==> flow/design.v <==
module coeff_selector #(
    parameter TAP_WIDTH      = 32,
    parameter FF_TAP_COUNT   = 4,
    parameter FB_TAP_COUNT   = 3,
    parameter NUM_LP_FILTERS   = 20
)
(
    input  logic [8:0]           filter_index,   
    output logic [FF_TAP_COUNT*TAP_WIDTH-1:0]   B_flat,        
    output logic [FB_TAP_COUNT*TAP_WIDTH-1:0]   A_flat         
);
    logic signed [TAP_WIDTH-1:0] mem [0:NUM_LP_FILTERS*2*FF_TAP_COUNT-1];
    initial begin
        mem[0*8+0*4+0] = 2;
        mem[0*8+0*4+1] = 6;
        mem[0*8+0*4+2] = 6;
        mem[0*8+0*4+3] = 2;
        mem[0*8+1*4+0] = -22432;
        mem[0*8+1*4+1] = 20560;
        mem[0*8+1*4+2] = -6303;
        mem[0*8+1*4+3] = 0;
        mem[1*8+0*4+0] = 14;
        mem[1*8+0*4+1] = 43;
        mem[1*8+0*4+2] = 43;
        mem[1*8+0*4+3] = 14;
        mem[1*8+1*4+0] = -20298;
        mem[1*8+1*4+1] = 17066;
        mem[1*8+1*4+2] = -4845;
        mem[1*8+1*4+3] = 0;
        mem[2*8+0*4+0] = 43;
        mem[2*8+0*4+1] = 130;
        mem[2*8+0*4+2] = 130;
        mem[2*8+0*4+3] = 43;
        mem[2*8+1*4+0] = -18179;
        mem[2*8+1*4+1] = 14050;
        mem[2*8+1*4+2] = -3715;
        mem[2*8+1*4+3] = 0;
        mem[3*8+0*4+0] = 92;
        mem[3*8+0*4+1] = 278;
        mem[3*8+0*4+2] = 278;
        mem[3*8+0*4+3] = 92;
        mem[3*8+1*4+0] = -16080;
        mem[3*8+1*4+1] = 11468;
        mem[3*8+1*4+2] = -2837;
        mem[3*8+1*4+3] = 0;
        mem[4*8+0*4+0] = 164;
        mem[4*8+0*4+1] = 493;
        mem[4*8+0*4+2] = 493;
        mem[4*8+0*4+3] = 164;
        mem[4*8+1*4+0] = -14004;
        mem[4*8+1*4+1] = 9282;
        mem[4*8+1*4+2] = -2154;
        mem[4*8+1*4+3] = 0;
        mem[5*8+0*4+0] = 259;
        mem[5*8+0*4+1] = 778;
        mem[5*8+0*4+2] = 778;
        mem[5*8+0*4+3] = 259;
        mem[5*8+1*4+0] = -11952;
        mem[5*8+1*4+1] = 7457;
        mem[5*8+1*4+2] = -1620;
        mem[5*8+1*4+3] = 0;
        mem[6*8+0*4+0] = 378;
        mem[6*8+0*4+1] = 1136;
        mem[6*8+0*4+2] = 1136;
        mem[6*8+0*4+3] = 378;
        mem[6*8+1*4+0] = -9922;
        mem[6*8+1*4+1] = 5962;
        mem[6*8+1*4+2] = -1201;
        mem[6*8+1*4+3] = 0;
        mem[7*8+0*4+0] = 523;
        mem[7*8+0*4+1] = 1569;
        mem[7*8+0*4+2] = 1569;
        mem[7*8+0*4+3] = 523;
        mem[7*8+1*4+0] = -7911;
        mem[7*8+1*4+1] = 4773;
        mem[7*8+1*4+2] = -868;
        mem[7*8+1*4+3] = 0;
        mem[8*8+0*4+0] = 692;
        mem[8*8+0*4+1] = 2078;
        mem[8*8+0*4+2] = 2078;
        mem[8*8+0*4+3] = 692;
        mem[8*8+1*4+0] = -5918;
        mem[8*8+1*4+1] = 3868;
        mem[8*8+1*4+2] = -599;
        mem[8*8+1*4+3] = 0;
        mem[9*8+0*4+0] = 888;
        mem[9*8+0*4+1] = 2666;
        mem[9*8+0*4+2] = 2666;
        mem[9*8+0*4+3] = 888;
        mem[9*8+1*4+0] = -3937;
        mem[9*8+1*4+1] = 3232;
        mem[9*8+1*4+2] = -376;
        mem[9*8+1*4+3] = 0;
        mem[10*8+0*4+0] = 1112;
        mem[10*8+0*4+1] = 3337;
        mem[10*8+0*4+2] = 3337;
        mem[10*8+0*4+3] = 1112;
        mem[10*8+1*4+0] = -1966;
        mem[10*8+1*4+1] = 2855;
        mem[10*8+1*4+2] = -181;
        mem[10*8+1*4+3] = 0;
        mem[11*8+0*4+0] = 1365;
        mem[11*8+0*4+1] = 4095;
        mem[11*8+0*4+2] = 4095;
        mem[11*8+0*4+3] = 1365;
        mem[11*8+1*4+0] = -0;
        mem[11*8+1*4+1] = 2730;
        mem[11*8+1*4+2] = -0;
        mem[11*8+1*4+3] = 0;
        mem[12*8+0*4+0] = 1649;
        mem[12*8+0*4+1] = 4948;
        mem[12*8+0*4+2] = 4948;
        mem[12*8+0*4+3] = 1649;
        mem[12*8+1*4+0] = 1966;
        mem[12*8+1*4+1] = 2855;
        mem[12*8+1*4+2] = 181;
        mem[12*8+1*4+3] = 0;
        mem[13*8+0*4+0] = 1967;
        mem[13*8+0*4+1] = 5901;
        mem[13*8+0*4+2] = 5901;
        mem[13*8+0*4+3] = 1967;
        mem[13*8+1*4+0] = 3937;
        mem[13*8+1*4+1] = 3232;
        mem[13*8+1*4+2] = 376;
        mem[13*8+1*4+3] = 0;
        mem[14*8+0*4+0] = 2322;
        mem[14*8+0*4+1] = 6966;
        mem[14*8+0*4+2] = 6966;
        mem[14*8+0*4+3] = 2322;
        mem[14*8+1*4+0] = 5918;
        mem[14*8+1*4+1] = 3868;
        mem[14*8+1*4+2] = 599;
        mem[14*8+1*4+3] = 0;
        mem[15*8+0*4+0] = 2718;
        mem[15*8+0*4+1] = 8154;
        mem[15*8+0*4+2] = 8154;
        mem[15*8+0*4+3] = 2718;
        mem[15*8+1*4+0] = 7911;
        mem[15*8+1*4+1] = 4773;
        mem[15*8+1*4+2] = 868;
        mem[15*8+1*4+3] = 0;
        mem[16*8+0*4+0] = 3159;
        mem[16*8+0*4+1] = 9479;
        mem[16*8+0*4+2] = 9479;
        mem[16*8+0*4+3] = 3159;
        mem[16*8+1*4+0] = 9922;
        mem[16*8+1*4+1] = 5962;
        mem[16*8+1*4+2] = 1201;
        mem[16*8+1*4+3] = 0;
        mem[17*8+0*4+0] = 3652;
        mem[17*8+0*4+1] = 10958;
        mem[17*8+0*4+2] = 10958;
        mem[17*8+0*4+3] = 3652;
        mem[17*8+1*4+0] = 11952;
        mem[17*8+1*4+1] = 7457;
        mem[17*8+1*4+2] = 1620;
        mem[17*8+1*4+3] = 0;
        mem[18*8+0*4+0] = 4204;
        mem[18*8+0*4+1] = 12612;
        mem[18*8+0*4+2] = 12612;
        mem[18*8+0*4+3] = 4204;
        mem[18*8+1*4+0] = 14004;
        mem[18*8+1*4+1] = 9282;
        mem[18*8+1*4+2] = 2154;
        mem[18*8+1*4+3] = 0;
        mem[19*8+0*4+0] = 4822;
        mem[19*8+0*4+1] = 14467;
        mem[19*8+0*4+2] = 14467;
        mem[19*8+0*4+3] = 4822;
        mem[19*8+1*4+0] = 16080;
        mem[19*8+1*4+1] = 11468;
        mem[19*8+1*4+2] = 2837;
        mem[19*8+1*4+3] = 0;
    end
    always_comb begin
        B_flat = '0;
        A_flat = '0;
        if (filter_index < NUM_LP_FILTERS) begin
            B_flat[0*TAP_WIDTH +: TAP_WIDTH] = mem[filter_index*8+0*4+0];
            B_flat[1*TAP_WIDTH +: TAP_WIDTH] = mem[filter_index*8+0*4+1];
            B_flat[2*TAP_WIDTH +: TAP_WIDTH] = mem[filter_index*8+0*4+2];
            B_flat[3*TAP_WIDTH +: TAP_WIDTH] = mem[filter_index*8+0*4+3];
            A_flat[0*TAP_WIDTH +: TAP_WIDTH] = mem[filter_index*8+1*4+0];
            A_flat[1*TAP_WIDTH +: TAP_WIDTH] = mem[filter_index*8+1*4+1];
            A_flat[2*TAP_WIDTH +: TAP_WIDTH] = mem[filter_index*8+1*4+2];
        end
    end
endmodule
module iir_filter 
#(
    parameter DATA_IN_WIDTH  = 16,
    parameter DATA_OUT_WIDTH = 32,
    parameter TAP_WIDTH      = 16,
    parameter FF_TAP_COUNT   = 4,
    parameter FB_TAP_COUNT   = 3
)
(
    input  wire                               clk,
    input  wire                               reset_n,
    input  wire   signed [DATA_IN_WIDTH-1:0]  data_in,
    output wire    signed [DATA_OUT_WIDTH-1:0] data_out,
    input  wire   [FF_TAP_COUNT*TAP_WIDTH-1:0] B_flat,
    input  wire   [FB_TAP_COUNT*TAP_WIDTH-1:0] A_flat
);
    reg signed [DATA_IN_WIDTH-1:0] x_delay [0:FF_TAP_COUNT-2];
    reg signed [DATA_OUT_WIDTH-1:0] y_delay [0:FF_TAP_COUNT-2];
    wire signed [DATA_OUT_WIDTH-1:0] w_product_a [0:FB_TAP_COUNT-1];
    wire signed [DATA_OUT_WIDTH-1:0] w_product_b [0:FF_TAP_COUNT-1];
    integer i, j;
    wire signed [DATA_OUT_WIDTH-1:0] sum;
    reg signed [DATA_IN_WIDTH-1:0] r_x;
    reg signed [DATA_OUT_WIDTH-1:0] data_out_reg;
    wire signed [TAP_WIDTH-1:0] B [0:FF_TAP_COUNT-1] ;
    wire signed [TAP_WIDTH-1:0] A [0:FB_TAP_COUNT-1] ;
    generate
        genvar k;
        for (k = 0; k < FF_TAP_COUNT; k = k + 1) begin : b_unpack
            assign B[k] = B_flat[k*TAP_WIDTH +: TAP_WIDTH];
        end
        for (k = 0; k < FB_TAP_COUNT; k = k + 1) begin : a_unpack
            assign A[k] = A_flat[k*TAP_WIDTH +: TAP_WIDTH];
        end
    endgenerate
    always @(posedge clk or negedge reset_n) begin
        if (!reset_n) begin
            for (i = 0; i < FF_TAP_COUNT-1; i = i + 1)
                x_delay[i] <= 0;
            for (j = 0; j < FF_TAP_COUNT-1; j = j + 1)
                y_delay[j] <= 0;
            r_x <= 0;
            data_out_reg <= 0;
        end else begin
            r_x <= data_in;
            for (i = 1; i < FF_TAP_COUNT-1; i = i + 1)
                x_delay[i] <= x_delay[i-1];
            x_delay[0] <= r_x;
            for (j = 1; j < FF_TAP_COUNT-1; j = j + 1)
                y_delay[j] <= y_delay[j-1];
            y_delay[0] <= sum >>> TAP_WIDTH-3;
            data_out_reg <= sum >>> TAP_WIDTH-3;
        end
    end
    generate
		 genvar o;
		 for (o = 0; o < FB_TAP_COUNT; o = o + 1) begin : a_loop
		 assign w_product_a[o] = (-(A[o]) * y_delay[o]);
		 end
    endgenerate
    generate
		 genvar c;
		 for (c = 1; c < FF_TAP_COUNT; c = c + 1) begin : b_loop
		 assign w_product_b[c] = B[c] * x_delay[c-1];
		 end
    endgenerate
    assign w_product_b[0] = B[0] * r_x;
    wire signed [DATA_OUT_WIDTH-1:0] sum_a = w_product_a[0]+w_product_a[1]+w_product_a[2];
    wire signed [DATA_OUT_WIDTH-1:0] sum_b = w_product_b[0]+w_product_b[1]+w_product_b[2]+w_product_b[3];
    assign sum = sum_a + sum_b;
    assign data_out = data_out_reg;
endmodule
module iir_variable_filter
#(
    parameter DATA_IN_WIDTH  = 16,
    parameter DATA_OUT_WIDTH = 32,
    parameter TAP_WIDTH      = 16,
    parameter FF_TAP_COUNT   = 4,
    parameter FB_TAP_COUNT   = 3,
    parameter NUM_LP_FILTERS = 20
)
(
    input  wire                               clk,
    input  wire                               reset_n,
    input  wire        [8:0]                  filter_index,
    input  wire signed [DATA_IN_WIDTH-1:0]    data_in,
    output wire signed [DATA_OUT_WIDTH-1:0]   data_out
);
    wire [FF_TAP_COUNT*TAP_WIDTH-1:0] B_flat;
    wire [FB_TAP_COUNT*TAP_WIDTH-1:0] A_flat;
    coeff_selector #(
        .TAP_WIDTH(TAP_WIDTH),
        .FF_TAP_COUNT(FF_TAP_COUNT),
        .FB_TAP_COUNT(FB_TAP_COUNT),
        .NUM_LP_FILTERS(NUM_LP_FILTERS)
    ) coeff_sel (
        .filter_index(filter_index),
        .B_flat(B_flat),
        .A_flat(A_flat)
    );
    iir_filter #(
        .DATA_IN_WIDTH(DATA_IN_WIDTH),
        .DATA_OUT_WIDTH(DATA_OUT_WIDTH),
        .TAP_WIDTH(TAP_WIDTH),
        .FF_TAP_COUNT(FF_TAP_COUNT),
        .FB_TAP_COUNT(FB_TAP_COUNT)
    ) IIR (
        .clk(clk),
        .reset_n(reset_n),
        .data_in(data_in),
        .data_out(data_out),
        .B_flat(B_flat),
        .A_flat(A_flat)
    );
endmodule
======== Tool chain data of iir_variable_filter ========
Tool output for the design above, in the order of the flow.
Line numbers count from 1 in the design file above.
Operators: Yosys type, input widths -> output width; for muxes data width and select width s.
Library cell names are shortened.
The mark -- stands for no value.
set-up
  top ..................................... iir_variable_filter
  clock ................................... clk
  standard-cell library ................... sky130hd
  library corner .......................... tt_025C_1v80

======== Elaborated design ========
Source: Yosys, flattened and elaborated. Widths are those after wreduce; folded enables and synchronous resets count as part of the registers. Registers that Yosys merges into a memory's read port (data or address) are not register bits. Print and check cells do not count. Equal cells are merged and count once.
Memory sizes are those after Yosys's memory passes, which may raise the word count (mostly to a power of two), join words into wider ones and drop unused or constant bits.
storage and ports
  bits in registers ....................... 121
  bits in read-only memories .............. 2560
  elaborated cells ........................ 38
  memories ................................ 1
  output and inout bits ................... 32
cells by class
  mux-type cells .......................... 7
  multiply operators ...................... 7
  $add $sub $neg .......................... 15
  $lt $le $gt $ge ......................... 1
memories
  name           words  bits a word  rd ports  write ports  RTL line  RTL
  coeff_sel.mem  160    16           7         0            12        logic signed [TAP_WIDTH-1:0] mem [0:NUM_LP_FILTERS*2*FF_TAP_COUNT-1];
operators with widths
  kind                 count
  $mul 16x16->32       4
  $mul 32x19->32       3
  $add 32x32->32       6
  $mux 16              7
  $neg 16->32          3
  $add 8x2->8 const B  3
  $add 8x1->8 const B  2
  $lt 9x5->1 const B   1
  $add 8x3->8 const B  1

======== Longest topological paths ========
Depth = most cells in a row (Yosys ltp): at word level without a register or memory, in the mapped netlist without a sequential cell, where the memories' decode and read muxes count.
depth
  depth after elaboration ................. 7
  ABC_AREA ................................ 0
  depth in mapped cells ................... 49

======== After synthesis ========
Source: synth_stat.txt of the flow (Yosys; design flattened, memories mapped). It holds for the ABC_AREA given above (unset counts as 0); a run with the other value may have another netlist.
Totals and module areas in this step are rounded.
mapped netlist
  sequential area ......................... 3030 um2
  buffers ................................. 388
  cells in the netlist .................... 8032
  cell area after synthesis ............... 74600 um2
  flip-flops .............................. 121
cell types
  cell      count  total area (um2)
  fa_1      2006   4.02E+04
  inv_1     2336   8768.41
  ha_1      581    7.27E+03
  and2_1    736    4.6E+03
  nand2_1   1114   4181.51
  dfrtp_1   121    3.03E+03
  clkbuf_1  339    1272.47
  xnor2_1   135    1.18E+03
  nand2b_1  84     525.504
  nor2b_1   60     375.36
  and3_1    56     350.336
  nor2_1    91     341.578
  a21oi_1   62     310.298
  o21ai_0   44     220.211
  xor2_1    25     218.96
  buf_4     18     135.13
  nor3_1    23     115.11
  buf_6     10     112.608
Other cell types: 66; their cells: 191.
The figures by module come from a second, unflattened synthesis with its own total; it is not the netlist above.
unflattened totals
  cells (unflattened synthesis) ........... 8801
  area (unflattened synthesis) ............ 83400 um2
Each row is one instance without its submodules.
modules
  module               seq. area (um2)  area (um2)  instances  cells
  iir_filter           3030             80900       1          8393
  coeff_selector       0.0              2510        1          408
  iir_variable_filter  0.0              0.0         1          0

======== Path before layout ========
Path of least setup slack by OpenSTA after synthesis, without wires, with an ideal clock, recovery checks aside; 20% of the period is set as input and as output delay. Where synthesis merged equal registers, the netlist keeps one of their names.
timing path post-synthesis
  path type ............................... input-to-reg
  from .................................... in filter_index[1]
  to ...................................... reg IIR.y_delay[0][18]
  arrival ................................. 14491 ps
  setup slack ............................. 375 ps
  input delay ............................. 3000 ps
  path delay .............................. 11625 ps
  driving pins on the path ................ 46
  period .................................. 15000 ps
  required time ........................... 14866 ps
  synthesis period reached ................ 14625 ps
"path delay" = arrival - input delay + setup time.
"driving pins on the path": output pins that drive a net of the path, with the launching flip-flop's if there is one; two outputs of one cell count as two.
"synthesis period reached" is the clock period less the worst setup slack; recovery checks do not enter. This is arithmetic on one report: input and output delays are still those of the set period (20% each).
Between the ends stands the longest chain of elaborated cells between them, by number of cells; it is not shown to be the way that was timed. Of several equally long chains one is given.
Each line given opens the expression or statement behind the cell; cells for indexed reads and writes are added by Yosys, which also makes memories of some case tables.
The chain passes a memory read, where the word-level depth is cut; so it can be longer than that depth.
At most two assigning lines are given for a register; there are more.
on the way, post-synthesis
  cells stage by stage .................... buf_2 > inv_1 > ha_1 > buf_2 > or2_4 > o311a_1 > o31ai_4 > nand3_2 > nand2b_4 > or2_4 > clkbuf_1 > clkbuf_1 > ha_1 > clkbuf_1 > nand2b_1 > fa_1 > inv_1 > fa_1 > (+10 left out) > fa_1 > fa_1 > inv_1 > fa_1 > inv_1 > ha_1 > a21o_1 > a21o_1 > a221oi_1 > o21ai_1 > a31oi_1 > o22ai_1 > a221o_1 > a21oi_1 > o21bai_1 > a21o_1 > a21oi_1 > xnor3_1
  length of the longest elaborated chain .. 9
  elaborated cells on any way between the ends .. 31
ends and longest elaborated chain, post-synthesis
  what                         RTL line  RTL
  start: declaration           273       input  wire        [8:0]                  filter_index,
  $add 8x3->8                  184       A_flat[1*TAP_WIDTH +: TAP_WIDTH] = mem[filter_index*8+1*4+1];
  $add 8x1->8                  184
  $mem_v2 160x16               12        logic signed [TAP_WIDTH-1:0] mem [0:NUM_LP_FILTERS*2*FF_TAP_COUNT-1];
  $mux 16                      178       if (filter_index < NUM_LP_FILTERS) begin
  $neg 16->32                  246
  $mul 32x19->32               246
  $add 32x32->32 (2 in a row)  256
  $add 32x32->32               258       assign sum = sum_a + sum_b;
  end: assignment              238       y_delay[j] <= y_delay[j-1];
  end: assignment              239       y_delay[0] <= sum >>> TAP_WIDTH-3;
  end: declaration             206       reg signed [DATA_OUT_WIDTH-1:0] y_delay [0:FF_TAP_COUNT-2];

======== Worst path after layout ========
From the final timing report of run 1: the path of least setup slack in the routed layout; clock arrival at registers is part of the times.
The report prints the path's times to 10 ps; the period is as set.
timing path after layout
  path type ............................... input-to-reg
  from .................................... in filter_index[0]
  to ...................................... reg IIR.y_delay[0][18]
  arrival ................................. 17000 ps
  required time ........................... 17210 ps
  driving pins on the path ................ 39
  input delay ............................. 3360 ps
  setup slack ............................. 210 ps
  period .................................. 16800 ps
Between the ends stands the longest chain of elaborated cells between them, by number of cells; it is not shown to be the way that was timed. Of several equally long chains one is given.
The chain passes a memory read, where the word-level depth is cut; so it can be longer than that depth.
At most two assigning lines are given for a register; there are more.
on the way, after layout
  cells stage by stage .................... clkdlybuf4s50_1 > inv_1 > buf_4 > ha_1 > or3b_2 > nor2_1 > o31ai_4 > nand3_1 > nor2_1 > a31oi_2 > and2_1 > fa_1 > fa_1 > fa_1 > inv_1 > fa_1 > fa_1 > fa_1 > (+3 left out) > fa_1 > fa_1 > inv_1 > fa_1 > inv_1 > ha_1 > a2111oi_0 > o21ai_0 > a21oi_1 > o21ai_1 > a31oi_1 > o22ai_1 > a221o_1 > a21oi_1 > o21bai_1 > a21o_1 > a21oi_1 > xnor3_1
  length of the longest elaborated chain .. 9
  elaborated cells on any way between the ends .. 31
ends and longest elaborated chain, after layout
  what                         RTL line  RTL
  start: declaration           273       input  wire        [8:0]                  filter_index,
  $add 8x3->8                  184       A_flat[1*TAP_WIDTH +: TAP_WIDTH] = mem[filter_index*8+1*4+1];
  $add 8x1->8                  184
  $mem_v2 160x16               12        logic signed [TAP_WIDTH-1:0] mem [0:NUM_LP_FILTERS*2*FF_TAP_COUNT-1];
  $mux 16                      178       if (filter_index < NUM_LP_FILTERS) begin
  $neg 16->32                  246
  $mul 32x19->32               246
  $add 32x32->32 (2 in a row)  256
  $add 32x32->32               258       assign sum = sum_a + sum_b;
  end: assignment              238       y_delay[j] <= y_delay[j-1];
  end: assignment              239       y_delay[0] <= sum >>> TAP_WIDTH-3;
  end: declaration             206       reg signed [DATA_OUT_WIDTH-1:0] y_delay [0:FF_TAP_COUNT-2];

Add stored flow runs of iir_variable_filter

Measured results for iir_variable_filter: 6 stored runs of the Yosys and OpenROAD flow on sky130hd. The settings differ; the order carries no meaning. The constraints put input and output delay at 20% of the set period each and load the outputs with 0.01 pF.
"period reached" = clock period - worst setup slack. The figure is calculated, with input and output delays left at 20% of the set period.
By "time of the worst setup path" is meant the share of the clock period that the worst setup path is allowed (20% is reserved at inputs, 20% at outputs), minus its slack. Clock arrival times at its registers enter into it.
"time of the worst setup path" is given in steps of 10 ps.
Results are given in rounded form.

---- run 1 ----
settings
  CAP_MARGIN = 10
  CORE_ASPECT_RATIO = 0.55
  CORE_MARGIN = 6
  CORE_UTILIZATION = 49
  CTS_CLUSTER_DIAMETER = 137
  GPL_ROUTABILITY_DRIVEN = 0
  GPL_TIMING_DRIVEN = 1
  HOLD_SLACK_MARGIN = -0.07
  MAX_ROUTING_LAYER = met4
  MIN_ROUTING_LAYER = met1
  PLACE_DENSITY_LB_ADDON = 0.0
  SETUP_SLACK_MARGIN = -1.39
  SLEW_MARGIN = 25
  TNS_END_PERCENT = 80
  period_ns = 16.8
results
  final setup TNS ......................... 0 ps
  final utilization ....................... 52.5%
  die area ................................ 162000 um2
  worst setup slack after layout .......... 215 ps
  time of the worst setup path ............ 13230 ps
  critical path kind ...................... input-to-reg
  period reached .......................... 16585 ps
  std-cell area (final layout) ............ 78800 um2
  chip area in the Yosys report ........... 74600 um2
  worst hold slack ........................ 546 ps

---- run 2 ----
settings
  CORE_ASPECT_RATIO = 0.55
  CORE_MARGIN = 6
  CORE_UTILIZATION = 49
  GPL_ROUTABILITY_DRIVEN = 0
  GPL_TIMING_DRIVEN = 1
  HOLD_SLACK_MARGIN = -0.07
  MAX_ROUTING_LAYER = met4
  MIN_ROUTING_LAYER = met1
  PLACE_DENSITY_LB_ADDON = 0.0
  SETUP_SLACK_MARGIN = 3.56
  SLEW_MARGIN = 25
  TNS_END_PERCENT = 80
  period_ns = 16.8
  CAP_MARGIN = 20
results
  final setup TNS ......................... 0 ps
  final utilization ....................... 54.8%
  die area ................................ 162000 um2
  worst setup slack after layout .......... 2580 ps
  time of the worst setup path ............ 10860 ps
  critical path kind ...................... input-to-reg
  period reached .......................... 14215 ps
  std-cell area (final layout) ............ 82300 um2
  chip area in the Yosys report ........... 74600 um2
  worst hold slack ........................ 585 ps

---- run 3 ----
settings
  CELL_PAD_IN_SITES_DETAIL_PLACEMENT = 1
  CELL_PAD_IN_SITES_GLOBAL_PLACEMENT = 1
  CORE_ASPECT_RATIO = 0.65
  CORE_MARGIN = 8
  CORE_UTILIZATION = 40
  CTS_CLUSTER_DIAMETER = 337
  GPL_TIMING_DRIVEN = 0
  HOLD_SLACK_MARGIN = 0.02
  MAX_ROUTING_LAYER = met4
  MIN_ROUTING_LAYER = met2
  SETUP_SLACK_MARGIN = 1.47
  period_ns = 10.6
  CAP_MARGIN = 20
  SLEW_MARGIN = 20
results
  unfinished; error GRT-0116 in routing

---- run 4 ----
settings
  CAP_MARGIN = 35
  CELL_PAD_IN_SITES_GLOBAL_PLACEMENT = 1
  CORE_ASPECT_RATIO = 0.55
  CORE_MARGIN = 6
  CORE_UTILIZATION = 49
  CTS_CLUSTER_DIAMETER = 137
  CTS_CLUSTER_SIZE = 85
  GPL_ROUTABILITY_DRIVEN = 1
  GPL_TIMING_DRIVEN = 1
  HOLD_SLACK_MARGIN = -0.07
  MAX_ROUTING_LAYER = met5
  MIN_ROUTING_LAYER = met1
  PLACE_DENSITY_LB_ADDON = 0.0
  SETUP_SLACK_MARGIN = -1.39
  SLEW_MARGIN = 25
  TNS_END_PERCENT = 95
  period_ns = 22.1
results
  final setup TNS ......................... 0 ps
  final utilization ....................... 52.3%
  die area ................................ 162000 um2
  worst setup slack after layout .......... 4020 ps
  time of the worst setup path ............ 13660 ps
  critical path kind ...................... input-to-reg
  period reached .......................... 18076 ps
  std-cell area (final layout) ............ 78400 um2
  chip area in the Yosys report ........... 74600 um2
  worst hold slack ........................ 556 ps

---- run 5 ----
settings
  CAP_MARGIN = 35
  CELL_PAD_IN_SITES_GLOBAL_PLACEMENT = 1
  CORE_ASPECT_RATIO = 0.55
  CORE_MARGIN = 6
  CORE_UTILIZATION = 49
  CTS_CLUSTER_DIAMETER = 137
  GPL_ROUTABILITY_DRIVEN = 1
  GPL_TIMING_DRIVEN = 1
  HOLD_SLACK_MARGIN = -0.07
  MAX_ROUTING_LAYER = met4
  MIN_ROUTING_LAYER = met1
  PLACE_DENSITY_LB_ADDON = 0.0
  SETUP_SLACK_MARGIN = -1.39
  SLEW_MARGIN = 25
  TNS_END_PERCENT = 95
  period_ns = 22.1
results
  final setup TNS ......................... 0 ps
  final utilization ....................... 52.3%
  die area ................................ 162000 um2
  worst setup slack after layout .......... 4210 ps
  time of the worst setup path ............ 13470 ps
  critical path kind ...................... input-to-reg
  period reached .......................... 17892 ps
  std-cell area (final layout) ............ 78500 um2
  chip area in the Yosys report ........... 74600 um2
  worst hold slack ........................ 517 ps

---- run 6 ----
settings
  CORE_MARGIN = 6
  CORE_UTILIZATION = 49
  GPL_TIMING_DRIVEN = 1
  HOLD_SLACK_MARGIN = 0.24
  MAX_ROUTING_LAYER = met4
  MIN_ROUTING_LAYER = met1
  PLACE_DENSITY_LB_ADDON = 0.0
  SETUP_SLACK_MARGIN = 3.56
  SLEW_MARGIN = 5
  TNS_END_PERCENT = 25
  period_ns = 16.8
  CAP_MARGIN = 20
results
  final setup TNS ......................... 0 ps
  final utilization ....................... 54.1%
  die area ................................ 162000 um2
  worst setup slack after layout .......... 2740 ps
  time of the worst setup path ............ 10700 ps
  critical path kind ...................... input-to-reg
  period reached .......................... 14056 ps
  std-cell area (final layout) ............ 81400 um2
  chip area in the Yosys report ........... 74600 um2
  worst hold slack ........................ 517 ps
